==> flow/design.v <==
module memory (
    input  wire        clk,
    input  wire        rst,          
    input  wire        we,           
    input  wire [3:0]  write_addr,   
    input  wire [3:0]  read_addr_1,  
    input  wire [3:0]  read_addr_2,  
    input  wire [15:0] write_data,   
    output wire [15:0] read_data_1,  
    output wire [15:0] read_data_2   
);
    reg [15:0] RAM [0:15];
    integer i;
    assign read_data_1 = RAM[read_addr_1];
    assign read_data_2 = RAM[read_addr_2];
    always @(posedge clk) begin
        if (rst) begin
            for (i = 0; i < 16; i = i + 1) begin
                RAM[i] <= 16'd0;
            end
        end else if (we) begin
            RAM[write_addr] <= write_data;
        end
    end
endmodule
module module_alu (
    input  wire [2:0]  opcode,
    input  wire signed [15:0] operand_a,
    input  wire signed [15:0] operand_b,
    output reg  signed [15:0] result
);
    localparam OP_LOAD  = 3'b000;
    localparam OP_ADD   = 3'b001;
    localparam OP_ADDI  = 3'b010;
    localparam OP_SUB   = 3'b011;
    localparam OP_SUBI  = 3'b100;
    localparam OP_MUL   = 3'b101;
    localparam OP_CLEAR = 3'b110;
    localparam OP_DSPLY = 3'b111; 
    always @(*) begin
        case (opcode)
            OP_LOAD:  result = operand_b;         
            OP_ADD:   result = operand_a + operand_b;
            OP_ADDI:  result = operand_a + operand_b;
            OP_SUB:   result = operand_a - operand_b;
            OP_SUBI:  result = operand_a - operand_b;
            OP_MUL:   result = operand_a * operand_b;
            OP_CLEAR: result = 16'd0;             
            OP_DSPLY: result = operand_a;         
            default:  result = 16'd0;
        endcase
    end
endmodule
module module_mini_cpu (
    input  wire        clk,                                    
    input  wire        rst,
    input  wire        button_power,    
    input  wire        button_send,     
    input  wire [17:0] switches,     
    output reg         system_reset_out,     
    output reg         show_splash_req, 
    output reg         force_blank_req, 
    output reg         lcd_start,
    output reg [2:0]   lcd_opcode,
    output reg [3:0]   lcd_reg_index,
    output reg [15:0]  lcd_value,
    input  wire        lcd_busy
);
    localparam [2:0] OP_LOAD    = 3'b000;
    localparam [2:0] OP_ADD     = 3'b001;
    localparam [2:0] OP_ADDI    = 3'b010;
    localparam [2:0] OP_SUB     = 3'b011;
    localparam [2:0] OP_SUBI    = 3'b100;
    localparam [2:0] OP_MUL     = 3'b101;
    localparam [2:0] OP_CLEAR   = 3'b110;
    localparam [2:0] OP_DISPLAY = 3'b111;
    wire [2:0] op_code      = switches[17:15];
    wire [3:0] reg_dest     = switches[14:11];  
    wire [3:0] reg_source_1 = switches[10:7];   
    wire [3:0] reg_source_2 = switches[6:3];    
    wire [6:0] immediate_raw  = switches[6:0]; 
    wire       immediate_sign = immediate_raw[6];
    wire [5:0] immediate_mag  = immediate_raw[5:0];
    reg  memory_write_enable;
    reg  [15:0] memory_write_data;
    wire [15:0] memory_read_1, memory_read_2;
    reg  [15:0] alu_input_a, alu_input_b;
    wire signed [15:0] alu_result;
    reg clear_instruction_signal; 
    wire memory_reset = system_reset_out || clear_instruction_signal;
    wire [3:0] read_address_1;
    assign read_address_1 = (op_code == OP_DISPLAY) ? reg_dest : reg_source_1;
    wire signed [15:0] immediate_extended;
    assign immediate_extended = (immediate_sign) ? -{10'd0, immediate_mag} : {10'd0, immediate_mag};
    reg btn_send_last, btn_power_last;
    wire send_released  = (btn_send_last == 1'b1 && button_send == 1'b0);
    wire power_released = (btn_power_last == 1'b1 && button_power == 1'b0);
    always @(posedge clk) begin
        btn_send_last  <= button_send;
        btn_power_last <= button_power;
    end
    memory mem_unit (
        .clk(clk), 
        .rst(memory_reset), 
        .we(memory_write_enable), 
        .write_addr(reg_dest), 
        .write_data(memory_write_data),
        .read_addr_1(read_address_1),
        .read_addr_2(reg_source_2),
        .read_data_1(memory_read_1), 
        .read_data_2(memory_read_2)
    );
    module_alu alu_unit (
        .opcode(op_code), 
        .operand_a(alu_input_a), 
        .operand_b(alu_input_b), 
        .result(alu_result)
    );
    localparam STATE_OFF        = 0, 
               STATE_WAIT_BOOT  = 1, 
               STATE_SPLASH     = 2, 
               STATE_IDLE       = 3, 
               STATE_EXECUTE    = 4, 
               STATE_LATCH      = 5, 
               STATE_SHUTDOWN   = 6, 
               STATE_UPDATE_LCD = 7, 
               STATE_WAIT_LCD   = 8;
    reg [3:0] current_state;
    reg [15:0] wait_timer; 
    always @(posedge clk) begin
        clear_instruction_signal <= 0; 
        if (rst) begin
            current_state <= STATE_OFF;
            system_reset_out <= 1;
            memory_write_enable <= 0;
            lcd_start <= 0;
            show_splash_req <= 0;
            force_blank_req <= 0;
            wait_timer <= 0;
        end else
        case (current_state)
            STATE_OFF: begin
                system_reset_out <= 1; 
                memory_write_enable <= 0; 
                lcd_start <= 0; 
                show_splash_req <= 0; 
                force_blank_req <= 0; 
                wait_timer <= 0;
                if (power_released) begin 
                    system_reset_out <= 0; 
                    current_state <= STATE_WAIT_BOOT; 
                end
            end
            STATE_WAIT_BOOT: begin
                if (wait_timer < 1000) begin
                    wait_timer <= wait_timer + 1;
                end else if (!lcd_busy) begin
                    current_state <= STATE_SPLASH;
                end
            end
            STATE_SPLASH: begin 
                show_splash_req <= 1; 
                current_state <= STATE_UPDATE_LCD; 
            end
            STATE_IDLE: begin
                memory_write_enable <= 0; 
                lcd_start <= 0; 
                show_splash_req <= 0; 
                force_blank_req <= 0;
                if (power_released) begin
                    current_state <= STATE_SHUTDOWN;
                end else if (send_released) begin
                    current_state <= STATE_EXECUTE;
                end
            end
            STATE_SHUTDOWN: begin 
                force_blank_req <= 1; 
                current_state <= STATE_UPDATE_LCD; 
            end
            STATE_EXECUTE: begin
                case (op_code)
                    OP_LOAD: begin 
                        alu_input_a <= 0; 
                        alu_input_b <= immediate_extended; 
                    end 
                    OP_ADD, OP_SUB: begin 
                        alu_input_a <= memory_read_1; 
                        alu_input_b <= memory_read_2; 
                    end 
                    OP_ADDI, OP_SUBI, OP_MUL: begin 
                        alu_input_a <= memory_read_1; 
                        alu_input_b <= immediate_extended; 
                    end 
                    OP_CLEAR: begin 
                        alu_input_a <= 0; 
                        alu_input_b <= 0; 
                        clear_instruction_signal <= 1; 
                    end 
                    OP_DISPLAY: begin 
                        alu_input_a <= memory_read_1; 
                        alu_input_b <= 0; 
                    end 
                    default: begin alu_input_a <= 0; alu_input_b <= 0; end
                endcase
                current_state <= STATE_LATCH;
            end
            STATE_LATCH: begin
                if (op_code != OP_DISPLAY && op_code != OP_CLEAR) begin 
                    memory_write_enable <= 1; 
                    memory_write_data <= alu_result;
                end
                lcd_opcode <= op_code; 
                lcd_reg_index <= reg_dest; 
                lcd_value <= alu_result;
                current_state <= STATE_UPDATE_LCD;
            end
            STATE_UPDATE_LCD: begin 
                memory_write_enable <= 0; 
                lcd_start <= 1; 
                wait_timer <= 0; 
                current_state <= STATE_WAIT_LCD; 
            end
            STATE_WAIT_LCD: begin
                lcd_start <= 0; 
                if (wait_timer < 15) begin
                    wait_timer <= wait_timer + 1;
                end else if (!lcd_busy) begin
                    if (force_blank_req) current_state <= STATE_OFF;
                    else current_state <= STATE_IDLE;
                end
            end
        endcase
    end
endmodule
module lcd_init_hd44780 (
    input  wire        clk,
    input  wire        rst,
    input  wire        start,
    output reg         done,
    output reg  [7:0]  lcd_data,
    output reg         lcd_rs,
    output reg         lcd_rw,
    output reg         lcd_e
);
    localparam [7:0] CMD_FUNCTION_SET  = 8'h38;
    localparam [7:0] CMD_DISPLAY_ON    = 8'h0C;
    localparam [7:0] CMD_DISPLAY_CLEAR = 8'h01;
    localparam [7:0] CMD_ENTRY_MODE    = 8'h06;
    localparam integer NUM_CMDS = 4;
    localparam [31:0] DELAY_POWER_ON  = 32'd750_000;
    localparam [31:0] DELAY_STD_CMD   = 32'd2_000;
    localparam [31:0] DELAY_CLEAR_CMD = 32'd90_000;
    localparam [31:0] DELAY_PULSE_E   = 32'd50;
    localparam [2:0] S_IDLE=0, S_POWER_WAIT=1, S_SETUP=2, S_PULSE=3, S_WAIT=4, S_DONE=5;
    reg [2:0]  state, next_state;
    reg [31:0] delay_cnt, next_delay_cnt;
    reg [2:0]  cmd_idx, next_cmd_idx;
    reg [7:0] current_cmd;
    function [7:0] command_rom;
        input [2:0] idx;
        case (idx)
            3'd0: command_rom = CMD_FUNCTION_SET;
            3'd1: command_rom = CMD_DISPLAY_ON;
            3'd2: command_rom = CMD_DISPLAY_CLEAR;
            default: command_rom = CMD_ENTRY_MODE;
        endcase
    endfunction
    function [31:0] cmd_delay_rom;
        input [2:0] idx;
        case (idx)
            3'd2: cmd_delay_rom = DELAY_CLEAR_CMD;
            default: cmd_delay_rom = DELAY_STD_CMD;
        endcase
    endfunction
    always @(posedge clk or posedge rst) begin
        if (rst) begin
            state <= S_IDLE; delay_cnt <= 0; cmd_idx <= 0;
        end else begin
            state <= next_state; delay_cnt <= next_delay_cnt; cmd_idx <= next_cmd_idx;
        end
    end
    always @(*) begin
        next_state = state; next_delay_cnt = delay_cnt; next_cmd_idx = cmd_idx;
        case (state)
            S_IDLE: if (start) begin next_state = S_POWER_WAIT; next_delay_cnt = DELAY_POWER_ON; next_cmd_idx = 0; end
            S_POWER_WAIT: if (delay_cnt > 0) next_delay_cnt = delay_cnt - 1; else next_state = S_SETUP;
            S_SETUP: if (cmd_idx < NUM_CMDS) begin next_state = S_PULSE; next_delay_cnt = DELAY_PULSE_E; end else next_state = S_DONE;
            S_PULSE: if (delay_cnt > 0) next_delay_cnt = delay_cnt - 1; else begin next_state = S_WAIT; next_delay_cnt = cmd_delay_rom(cmd_idx); end
            S_WAIT: if (delay_cnt > 0) next_delay_cnt = delay_cnt - 1; else begin next_cmd_idx = cmd_idx + 1; next_state = S_SETUP; end
            S_DONE: next_state = S_DONE;
            default: next_state = S_IDLE;
        endcase
    end
    always @(*) begin
        lcd_data = 0; lcd_rs = 0; lcd_rw = 0; lcd_e = 0; done = 0;
        current_cmd = (cmd_idx < NUM_CMDS) ? command_rom(cmd_idx) : 8'h00;
        case (state)
            S_SETUP: begin lcd_data = current_cmd; end
            S_PULSE: begin lcd_data = current_cmd; lcd_e = 1; end
            S_WAIT:  begin lcd_data = current_cmd; end
            S_DONE:  begin done = 1; end
        endcase
    end
endmodule
module lcd_controller (
    input  wire        clk,
    input  wire        rst,
    input  wire        start_update,    
    input  wire        mode_splash,    
    input  wire        mode_blank,     
    input  wire [2:0]  instruction_opcode,     
    input  wire [3:0]  register_index,    
    input  wire signed [15:0] register_value, 
    output reg         busy_flag,          
    output wire [7:0] lcd_data,
    output wire       lcd_rs,
    output wire       lcd_rw,
    output wire       lcd_e
);
    wire init_done;
    reg  trigger_init;
    wire [7:0] init_data_bus;
    wire init_rs, init_rw, init_e;
    lcd_init_hd44780 lcd_init_inst (
        .clk(clk), .rst(rst), .start(trigger_init), .done(init_done),
        .lcd_data(init_data_bus), .lcd_rs(init_rs), .lcd_rw(init_rw), .lcd_e(init_e)
    );
    reg [7:0] write_data_bus;
    reg write_rs, write_e;
    assign lcd_data = (init_done) ? write_data_bus : init_data_bus;
    assign lcd_rs   = (init_done) ? write_rs       : init_rs;
    assign lcd_rw   = 1'b0;  
    assign lcd_e    = (init_done) ? write_e        : init_e;
    reg [7:0] lcd_buffer [0:31];  
    reg [15:0] absolute_value;
    reg [3:0]  digit_thou, digit_hund, digit_tens, digit_ones, digit_ten_thou; 
    integer i;
    function [39:0] get_opcode_string; 
        input [2:0] op;
        case(op)
            3'b000: get_opcode_string = "LOAD ";
            3'b001: get_opcode_string = "ADD  ";
            3'b010: get_opcode_string = "ADDI ";
            3'b011: get_opcode_string = "SUB  ";
            3'b100: get_opcode_string = "SUBI ";
            3'b101: get_opcode_string = "MUL  ";
            3'b110: get_opcode_string = "CLEAR"; 
            3'b111: get_opcode_string = "DPL  "; 
            default: get_opcode_string = "UNK  ";
        endcase
    endfunction
    reg [39:0] current_op_str;
    localparam S_IDLE        = 0, 
               S_FORMAT_TEXT = 1, 
               S_CMD_CLEAR   = 2, S_WAIT_CLEAR   = 3, 
               S_WRITE_LINE1 = 4, 
               S_CMD_NEWLINE = 5, S_WAIT_NEWLINE = 6, 
               S_WRITE_LINE2 = 7, 
               S_PULSE_EN    = 8; 
    reg [3:0] state;
    reg [3:0] return_state; 
    reg [31:0] delay_counter;
    reg [5:0] char_pointer;
    localparam DELAY_PULSE = 32'd50;     
    localparam DELAY_CHAR  = 32'd2500;   
    localparam DELAY_CMD   = 32'd80000;  
    always @(posedge clk or posedge rst) begin
        if (rst) begin
            state <= S_IDLE;
            trigger_init <= 0;
            busy_flag <= 1;
            write_e <= 0;
            write_rs <= 0;
            write_data_bus <= 8'h00;
            char_pointer <= 0;
        end else begin
            if (!trigger_init && !init_done) trigger_init <= 1;
            case (state)
                S_IDLE: begin
                    write_e <= 0;
                    if (init_done) begin
                        busy_flag <= 0;
                        if (start_update) begin
                            busy_flag <= 1;
                            state <= S_FORMAT_TEXT;
                        end
                    end
                end
                S_FORMAT_TEXT: begin
                    if (mode_blank) begin
                        for(i=0; i<32; i=i+1) lcd_buffer[i] = " "; 
                    end
                    else if (mode_splash) begin
                        lcd_buffer[0] = "-"; lcd_buffer[1] = "-"; 
                        lcd_buffer[2] = "-"; lcd_buffer[3] = "-";
                        for(i=4; i<10; i=i+1) lcd_buffer[i] = " ";
                        lcd_buffer[10] = "[";
                        lcd_buffer[11] = "0"; lcd_buffer[12] = "0";
                        lcd_buffer[13] = "0"; lcd_buffer[14] = "0";
                        lcd_buffer[15] = "]";
                        for(i=16; i<26; i=i+1) lcd_buffer[i] = " "; 
                        lcd_buffer[26] = "+";
                        for(i=27; i<32; i=i+1) lcd_buffer[i] = "0";
                    end 
                    else if (instruction_opcode == 3'b110) begin 
                        current_op_str = get_opcode_string(instruction_opcode); 
                        {lcd_buffer[0], lcd_buffer[1], lcd_buffer[2], lcd_buffer[3], lcd_buffer[4]} = current_op_str;
                        for(i=5; i<32; i=i+1) lcd_buffer[i] = " ";
                    end
                    else begin 
                        current_op_str = get_opcode_string(instruction_opcode);
                        {lcd_buffer[0], lcd_buffer[1], lcd_buffer[2], lcd_buffer[3], lcd_buffer[4]} = current_op_str;
                        for(i=5; i<10; i=i+1) lcd_buffer[i] = " ";
                        lcd_buffer[10] = "[";
                        lcd_buffer[11] = (register_index[3]) ? "1" : "0";
                        lcd_buffer[12] = (register_index[2]) ? "1" : "0";
                        lcd_buffer[13] = (register_index[1]) ? "1" : "0";
                        lcd_buffer[14] = (register_index[0]) ? "1" : "0";
                        lcd_buffer[15] = "]";
                        for(i=16; i<26; i=i+1) lcd_buffer[i] = " ";
                        if (register_value[15] == 1'b1) begin
                            lcd_buffer[26] = "-"; absolute_value = -register_value;
                        end else begin
                            lcd_buffer[26] = "+"; absolute_value = register_value;
                        end
                        digit_ten_thou = (absolute_value/10000)%10; 
                        digit_thou     = (absolute_value/1000)%10;
                        digit_hund     = (absolute_value/100)%10; 
                        digit_tens     = (absolute_value/10)%10; 
                        digit_ones     = absolute_value%10;
                        lcd_buffer[27] = {4'b0011, digit_ten_thou}; 
                        lcd_buffer[28] = {4'b0011, digit_thou};
                        lcd_buffer[29] = {4'b0011, digit_hund}; 
                        lcd_buffer[30] = {4'b0011, digit_tens};
                        lcd_buffer[31] = {4'b0011, digit_ones};
                    end
                    state <= S_CMD_CLEAR;
                end
                S_CMD_CLEAR: begin 
                    write_rs <= 0; write_data_bus <= 8'h01; write_e <= 1;
                    delay_counter <= DELAY_PULSE; state <= S_WAIT_CLEAR; 
                end
                S_WAIT_CLEAR: begin 
                    if (delay_counter > 0) begin delay_counter <= delay_counter - 1; if(delay_counter==DELAY_PULSE/2) write_e<=0; end 
                    else begin delay_counter <= DELAY_CMD; char_pointer <= 0; state <= S_WRITE_LINE1; end 
                end
                S_WRITE_LINE1: begin 
                    if (delay_counter > 0) delay_counter <= delay_counter - 1; 
                    else begin 
                        if (char_pointer < 16) begin 
                            write_rs <= 1; write_data_bus <= lcd_buffer[char_pointer];
                            write_e <= 1; delay_counter <= DELAY_CHAR; 
                            char_pointer <= char_pointer + 1; 
                            return_state <= S_WRITE_LINE1; state <= S_PULSE_EN; 
                        end else state <= S_CMD_NEWLINE; 
                    end 
                end
                S_CMD_NEWLINE: begin 
                    write_rs <= 0; write_data_bus <= 8'hC0; write_e <= 1;
                    delay_counter <= DELAY_PULSE; state <= S_WAIT_NEWLINE; 
                end
                S_WAIT_NEWLINE: begin 
                    if (delay_counter > 0) begin delay_counter <= delay_counter - 1; if(delay_counter==DELAY_PULSE/2) write_e<=0; end 
                    else begin delay_counter <= DELAY_CHAR; state <= S_WRITE_LINE2; end 
                end
                S_WRITE_LINE2: begin 
                    if (delay_counter > 0) delay_counter <= delay_counter - 1; 
                    else begin 
                        if (char_pointer < 32) begin 
                            write_rs <= 1; write_data_bus <= lcd_buffer[char_pointer];
                            write_e <= 1; delay_counter <= DELAY_CHAR; 
                            char_pointer <= char_pointer + 1; 
                            return_state <= S_WRITE_LINE2; state <= S_PULSE_EN; 
                        end else state <= S_IDLE; 
                    end 
                end
                S_PULSE_EN: begin 
                    if (delay_counter > 0) begin 
                        delay_counter <= delay_counter - 1; 
                        if(delay_counter == DELAY_PULSE/2) write_e <= 0; 
                    end else begin 
                        delay_counter <= DELAY_CHAR; state <= return_state; 
                    end 
                end
            endcase
        end
    end
endmodule
module DE2_115_Project_Top (
    input  wire        CLOCK_50,
    input  wire        RST,       
    input  wire [3:0]  KEY,       
    input  wire [17:0] SW,        
    output wire [7:0]  LCD_DATA,
    output wire        LCD_RS,
    output wire        LCD_RW,
    output wire        LCD_EN,
    output wire        LCD_ON,   
    output wire        LCD_BLON
);
    assign LCD_ON   = 1'b1;
    assign LCD_BLON = 1'b1;
    wire        cpu_lcd_start;
    wire [2:0]  cpu_lcd_opcode;
    wire [3:0]  cpu_lcd_reg_idx;
    wire [15:0] cpu_lcd_value;
    wire        lcd_is_busy;
    wire system_reset;          
    wire is_splash_screen;  
    wire is_shutdown_screen;  
    wire button_power = !KEY[0];
    wire button_send  = !KEY[1];
    module_mini_cpu cpu (
        .clk(CLOCK_50),
        .rst(RST),
        .button_power(button_power),
        .button_send(button_send),
        .switches(SW),
        .system_reset_out(system_reset),
        .show_splash_req(is_splash_screen),
        .force_blank_req(is_shutdown_screen),
        .lcd_start(cpu_lcd_start),
        .lcd_opcode(cpu_lcd_opcode),
        .lcd_reg_index(cpu_lcd_reg_idx),
        .lcd_value(cpu_lcd_value),
        .lcd_busy(lcd_is_busy)
    );
    lcd_controller display_ctrl (
        .clk(CLOCK_50),
        .rst(system_reset),         
        .start_update(cpu_lcd_start),
        .mode_splash(is_splash_screen),
        .mode_blank(is_shutdown_screen),
        .instruction_opcode(cpu_lcd_opcode),
        .register_index(cpu_lcd_reg_idx),
        .register_value(cpu_lcd_value),
        .busy_flag(lcd_is_busy),
        .lcd_data(LCD_DATA),
        .lcd_rs(LCD_RS),
        .lcd_rw(LCD_RW),
        .lcd_e(LCD_EN)
    );
endmodule
# Step by step through the tools: DE2_115_Project_Top
# Tool output for the design above, in the order of the flow.
# Lines are those of the file above, counted from 1.
# Operators carry their Yosys type and port widths (W data, S select, Z words).
# Not given: n/a
# inputs
top_module	DE2_115_Project_Top
clock_port	CLOCK_50
library	sky130hd
corner	tt_025C_1v80

# Elaborated design
# Yosys after proc, flatten, opt, wreduce and memory -nomap, before mapping. Print and check cells are not counted.
# Yosys's memory passes give these memory sizes; they may raise the number of words (mostly to a power of two), join words into wider ones and drop unused or constant bits.
# classes
n_mux	141
reduce_and_logical	69
addsub	9
n_shift	0
n_eq	93
bitwise	3
multipliers	1
cmp	7
n_div	9
# ops
op	n
$mod A32 B4 Y32 const B	4
$div A16 B14 Y32 const B	1
$div A16 B10 Y32 const B	1
$mux W32	10
$mul A16 B16 Y16	1
$div A16 B7 Y32 const B	1
$pmux W32 S5	1
$mux W16	10
$pmux W8 S18	1
$div A16 B4 Y32 const B	1
$mod A16 B4 Y32 const B	1
$pmux W32 S4	1
$mux W4	29
$pmux W16 S6	1
$mux W8	12
$pmux W16 S3	2
$mux W5	18
$eq A5 B5 Y1 const B	16
$sub A32 B1 Y32 const B	2
$gt A32 B1 Y1 const B	2
$eq A5 B4 Y1 const B	8
$pmux W4 S9	1
$pmux W6 S3	2
$eq A32 B5 Y1 const B	1
$eq A4 B3 Y1 const B	8
$pmux W16 S2	1
$pmux W8 S4	1
$ne A2 B2 Y1 const B	15
# Not listed: further kinds 63, cells in them 180.
# word_totals
latchBits	0
mem_bits_ro	368
input_bits	24
output_inout_bits	13
ram_bits	256
n_memories	3
register_bits	331
word_cells	401
# mem_list
memory	words	width	line_no	rtl
cpu.mem_unit.RAM	16	16	12	reg [15:0] RAM [0:15];
(no name shown)	8	23	340	case(op)
(no name shown)	8	23	340

# Depth
# Yosys ltp: most cells in a row. Word level: on the elaborated netlist, between registers, memories and ports. Mapped: between sequential cells and ports; inverters and the memories' decode and read muxes count.
# depth
depth_word	10
ABC_AREA	0
mapped_depth	40

# Mapped cells and area
# Source: synth_stat.txt of the flow (Yosys; design flattened, memories mapped). It holds for the ABC_AREA given above (unset counts as 0); a run with the other value may have another netlist.
# The area totals of this step are shown rounded.
# mapped
mapped_cells	3513
n_buf	210
seqArea_um2	14900
yosys_area_um2	36700
flip_flops	522
# types
type	n	area_total_um2
sky130_fd_sc_hd__edfxtp_1	408	1.23E+04
sky130_fd_sc_hd__mux4_2	143	3.22E+03
sky130_fd_sc_hd__and2_1	345	2158.32
sky130_fd_sc_hd__fa_1	80	1.6E+03
sky130_fd_sc_hd__dfrtp_1	61	1.53E+03
sky130_fd_sc_hd__ha_1	118	1.48E+03
sky130_fd_sc_hd__dfxtp_1	51	1.02E+03
sky130_fd_sc_hd__nand2_1	266	998.458
sky130_fd_sc_hd__xnor2_1	114	998.458
sky130_fd_sc_hd__nor2_1	256	960.922
sky130_fd_sc_hd__o21ai_0	180	900.864
sky130_fd_sc_hd__a21oi_1	149	745.715
sky130_fd_sc_hd__inv_1	186	698.17
sky130_fd_sc_hd__clkbuf_1	171	641.866
sky130_fd_sc_hd__mux2i_1	53	530.509
sky130_fd_sc_hd__xor2_1	58	507.987
sky130_fd_sc_hd__nor3_1	80	400.384
sky130_fd_sc_hd__a211oi_1	45	337.824
# Other cell types: 103; their cells: 749.
# By module: a second synthesis without flattening, with its own total; a netlist apart from the flattened one above.
# hier_totals
hier_cells	3771
area_unflattened_um2	38100
# Each row is one instance without its submodules.
# by_module
module	n_cells	mod_seq_area_um2	n_inst	mod_area_um2
memory	859	7690	1	13400
lcd_controller	1536	2980	1	12100
module_alu	767	0.0	1	5780
module_mini_cpu	315	2790	1	4140
lcd_init_hd44780	289	1030	1	2660
DE2_115_Project_Top	5	0.0	1	26.3

# Worst setup path after synthesis
# Source: OpenSTA report_checks on the synthesized netlist (no wires, ideal clock, input and output delay 20% of the period each), path of least setup slack; recovery checks are left aside. Register names are those of the netlist, which keeps one name where synthesis merged equal registers.
# synth_path
path_kind	input-to-reg
startpoint	input port SW[16]
endpoint	register cpu.lcd_value[15]
path_slack_ns	11.652
required_ns	19.725
input_delay_ns	4.000
clock_period_ns	20.0
path_delay_ns	4.347
t_arrival_ns	8.072
stages	27
setup_ns	0.275
t_first_pin_ns	4.000
synth_period_reached_ns	8.348
# "path_delay_ns" = arrival - input delay + setup time.
# "stages": output pins that drive a net of the path, with the launching flip-flop's if there is one; two outputs of one cell count as two.
# "synth_period_reached_ns" = period - worst setup slack (recovery checks aside). The figure is calculated, with input and output delays left at 20% of the set period.
# The rows between start and end are the longest chain of elaborated cells between them; the timing report does not say that the signal goes this way. Where chains are equally long, one stands for them.
# A line is the first line of the expression or statement that the cell stems from. Yosys adds cells for indexed reads and writes and turns some case tables into memories.
# synth_between
path_cell_list	sky130_fd_sc_hd__clkbuf_1 -> sky130_fd_sc_hd__nor2_1 -> sky130_fd_sc_hd__nand2_1 -> sky130_fd_sc_hd__o21a_1 -> sky130_fd_sc_hd__o21ai_0 -> sky130_fd_sc_hd__inv_1 -> sky130_fd_sc_hd__ha_1 -> sky130_fd_sc_hd__nor2b_1 -> sky130_fd_sc_hd__o21ai_0 -> sky130_fd_sc_hd__nand2b_1 -> sky130_fd_sc_hd__a21o_1 -> sky130_fd_sc_hd__a21o_1 -> sky130_fd_sc_hd__a21o_1 -> sky130_fd_sc_hd__a21o_1 -> sky130_fd_sc_hd__a21o_1 -> sky130_fd_sc_hd__a21o_1 -> sky130_fd_sc_hd__a21o_1 -> sky130_fd_sc_hd__a21o_1 -> sky130_fd_sc_hd__a21oi_1 -> sky130_fd_sc_hd__nor2b_1 -> sky130_fd_sc_hd__o21ai_0 -> sky130_fd_sc_hd__nand2b_1 -> sky130_fd_sc_hd__a21oi_1 -> sky130_fd_sc_hd__xnor2_1 -> sky130_fd_sc_hd__o21ai_0 -> sky130_fd_sc_hd__nand2_1 -> sky130_fd_sc_hd__o21ai_0
elab_chain_len	3
# synth_rtl
element	line_no	rtl
start: declaration	493	input  wire [17:0] SW,
$eq A3 B2 Y1	41	case (opcode)
$reduce_or A2 Y1	n/a
$pmux W16 S6	41
end: assignment	214	lcd_value <= alu_result;
end: declaration	66	output reg [15:0]  lcd_value,

# Path in the finished layout
# From the final timing report of flow run B: the path of least setup slack in the routed layout; clock arrival at registers is part of the times.
# layout_path
path_kind	reg-to-reg
startpoint	register cpu.lcd_value[3]
endpoint	register display_ctrl.lcd_buffer[31][2]
t_arrival_ns	11.53
required_ns	20.47
stages	36
setup_ns	0.13
clock_period_ns	20.0
t_first_pin_ns	0.60
path_slack_ns	8.94
# The rows between start and end are the longest chain of elaborated cells between them; the timing report does not say that the signal goes this way. Where chains are equally long, one stands for them.
# At most two assigning lines are given for a register; there are more.
# layout_between
path_cell_list	sky130_fd_sc_hd__edfxtp_1 -> sky130_fd_sc_hd__nor4_1 -> sky130_fd_sc_hd__a41o_1 -> sky130_fd_sc_hd__xor2_2 -> sky130_fd_sc_hd__clkbuf_1 -> sky130_fd_sc_hd__nand2_1 -> sky130_fd_sc_hd__ha_1 -> sky130_fd_sc_hd__nor2b_1 -> sky130_fd_sc_hd__nor4_2 -> sky130_fd_sc_hd__a311oi_1 -> sky130_fd_sc_hd__o221ai_1 -> sky130_fd_sc_hd__o211a_1 -> sky130_fd_sc_hd__buf_6 -> sky130_fd_sc_hd__a211oi_1 -> sky130_fd_sc_hd__a21oi_2 -> sky130_fd_sc_hd__a21oi_2 -> sky130_fd_sc_hd__nor3_1 -> sky130_fd_sc_hd__o2111a_1 -> sky130_fd_sc_hd__o22a_1 -> sky130_fd_sc_hd__buf_4 -> sky130_fd_sc_hd__a21oi_1 -> sky130_fd_sc_hd__o21ai_1 -> sky130_fd_sc_hd__o211ai_1 -> sky130_fd_sc_hd__mux2i_1 -> sky130_fd_sc_hd__o21ai_1 -> sky130_fd_sc_hd__and3_1 -> sky130_fd_sc_hd__buf_2 -> sky130_fd_sc_hd__xnor2_1 -> sky130_fd_sc_hd__ha_1 -> sky130_fd_sc_hd__o2111ai_1 -> sky130_fd_sc_hd__a221oi_2 -> sky130_fd_sc_hd__nor2_2 -> sky130_fd_sc_hd__xnor2_1 -> sky130_fd_sc_hd__ha_1 -> sky130_fd_sc_hd__mux2_1 -> sky130_fd_sc_hd__nor2_1
elab_chain_len	7
# layout_rtl
element	line_no	rtl
start: declaration	66	output reg [15:0]  lcd_value,
start: assignment	214	lcd_value <= alu_result;
$neg A16 Y16	422	lcd_buffer[26] = "-"; absolute_value = -register_value;
$mux W16	421	if (register_value[15] == 1'b1) begin
$mux W16	405	else if (instruction_opcode == 3'b110) begin
$mux W16	393	else if (mode_splash) begin
$mux W16	390	if (mode_blank) begin
$mux W16	378	case (state)
$mod A16 B4 Y32	430	digit_ones     = absolute_value%10;
end: assignment	408	for(i=5; i<32; i=i+1) lcd_buffer[i] = " ";
end: assignment	435	lcd_buffer[31] = {4'b0011, digit_ones};
end: declaration	334	reg [7:0] lcd_buffer [0:31];

# Stored flow runs of DE2_115_Project_Top (6 of them; Yosys, OpenROAD, sky130hd). They differ in their settings and are not a sequence. Constraints: input delay and output delay 20% of the set period each, output load 0.01 pF.
# By "achieved_clock_period_ns" is meant the clock period of the run minus its worst setup slack. This is arithmetic on one report: input and output delays are still those of the set period (20% each).
# "worst_path_allowed_less_slack_ns" = time allowed to the worst setup path (clock period - input delay - output delay, where it has them) - its slack; a late launch clock adds to it, a late capture clock takes from it.
# By "power.total_uw" is meant OpenSTA's value without simulated activity: inputs other than the clock are taken to toggle once in ten clock periods, and the tool carries that through the logic.
# Values from the reports are rounded here.
# Among the settings, -- means not set for that run.
# Results: -- = not shown.
run name	ABC_AREA	CAP_MARGIN	CELL_PAD_IN_SITES_DETAIL_PLACEMENT	CELL_PAD_IN_SITES_GLOBAL_PLACEMENT	CORE_ASPECT_RATIO	CORE_UTILIZATION	CTS_CLUSTER_DIAMETER	CTS_CLUSTER_SIZE	GPL_ROUTABILITY_DRIVEN	GPL_TIMING_DRIVEN	HOLD_SLACK_MARGIN	MAX_ROUTING_LAYER	MIN_ROUTING_LAYER	PLACE_DENSITY_LB_ADDON	SLEW_MARGIN	TNS_END_PERCENT	period_ns	CORE_MARGIN	SETUP_SLACK_MARGIN	achieved_clock_period_ns	timing.setup.tns_ns	dieArea_um2	ys_area_um2	finalCellArea_um2	utilization_pct	worst_path_allowed_less_slack_ns	timing.worst_path_kind	power.total_uw	setup_ws_ns
flow run A	1	10	2	1	1.11	58	169	94	1	1	-0.01	met4	met2	0.18	0	55	10.6	2	--	--	--	--	--	--	--	--	--	--	--
flow run B	--	20	2	--	0.61	19	147	51	--	0	--	--	met1	0.22	10	100	20.0	9	4.05	11.060	0.000	210000	36700	41600	21.8	11.06	reg-to-reg	1990	8.94
flow run C	1	10	2	1	1.42	58	235	94	1	1	-0.09	met4	met2	0.1	35	50	10.6	2	0.87	--	--	--	--	--	--	--	--	--	--
flow run D	--	20	2	--	0.72	19	147	51	--	0	--	--	met1	0.22	30	100	20.0	9	4.05	10.555	0.000	210000	36700	41300	21.6	10.56	reg-to-reg	1870	9.44
flow run E	--	20	2	--	0.95	19	147	--	--	--	--	--	met1	0.22	20	70	20.0	9	4.05	10.365	0.000	209000	36700	42300	22.1	10.36	reg-to-reg	2580	9.64
flow run F	--	20	--	--	--	40	--	--	--	--	--	--	--	--	20	--	10.3	2	--	9.575	0.000	94200	36700	40200	44.1	9.58	reg-to-reg	4660	0.725
# Flow run A: unfinished; error DPL-0033 in placement
# Flow run C: unfinished; error DPL-0033 in placement
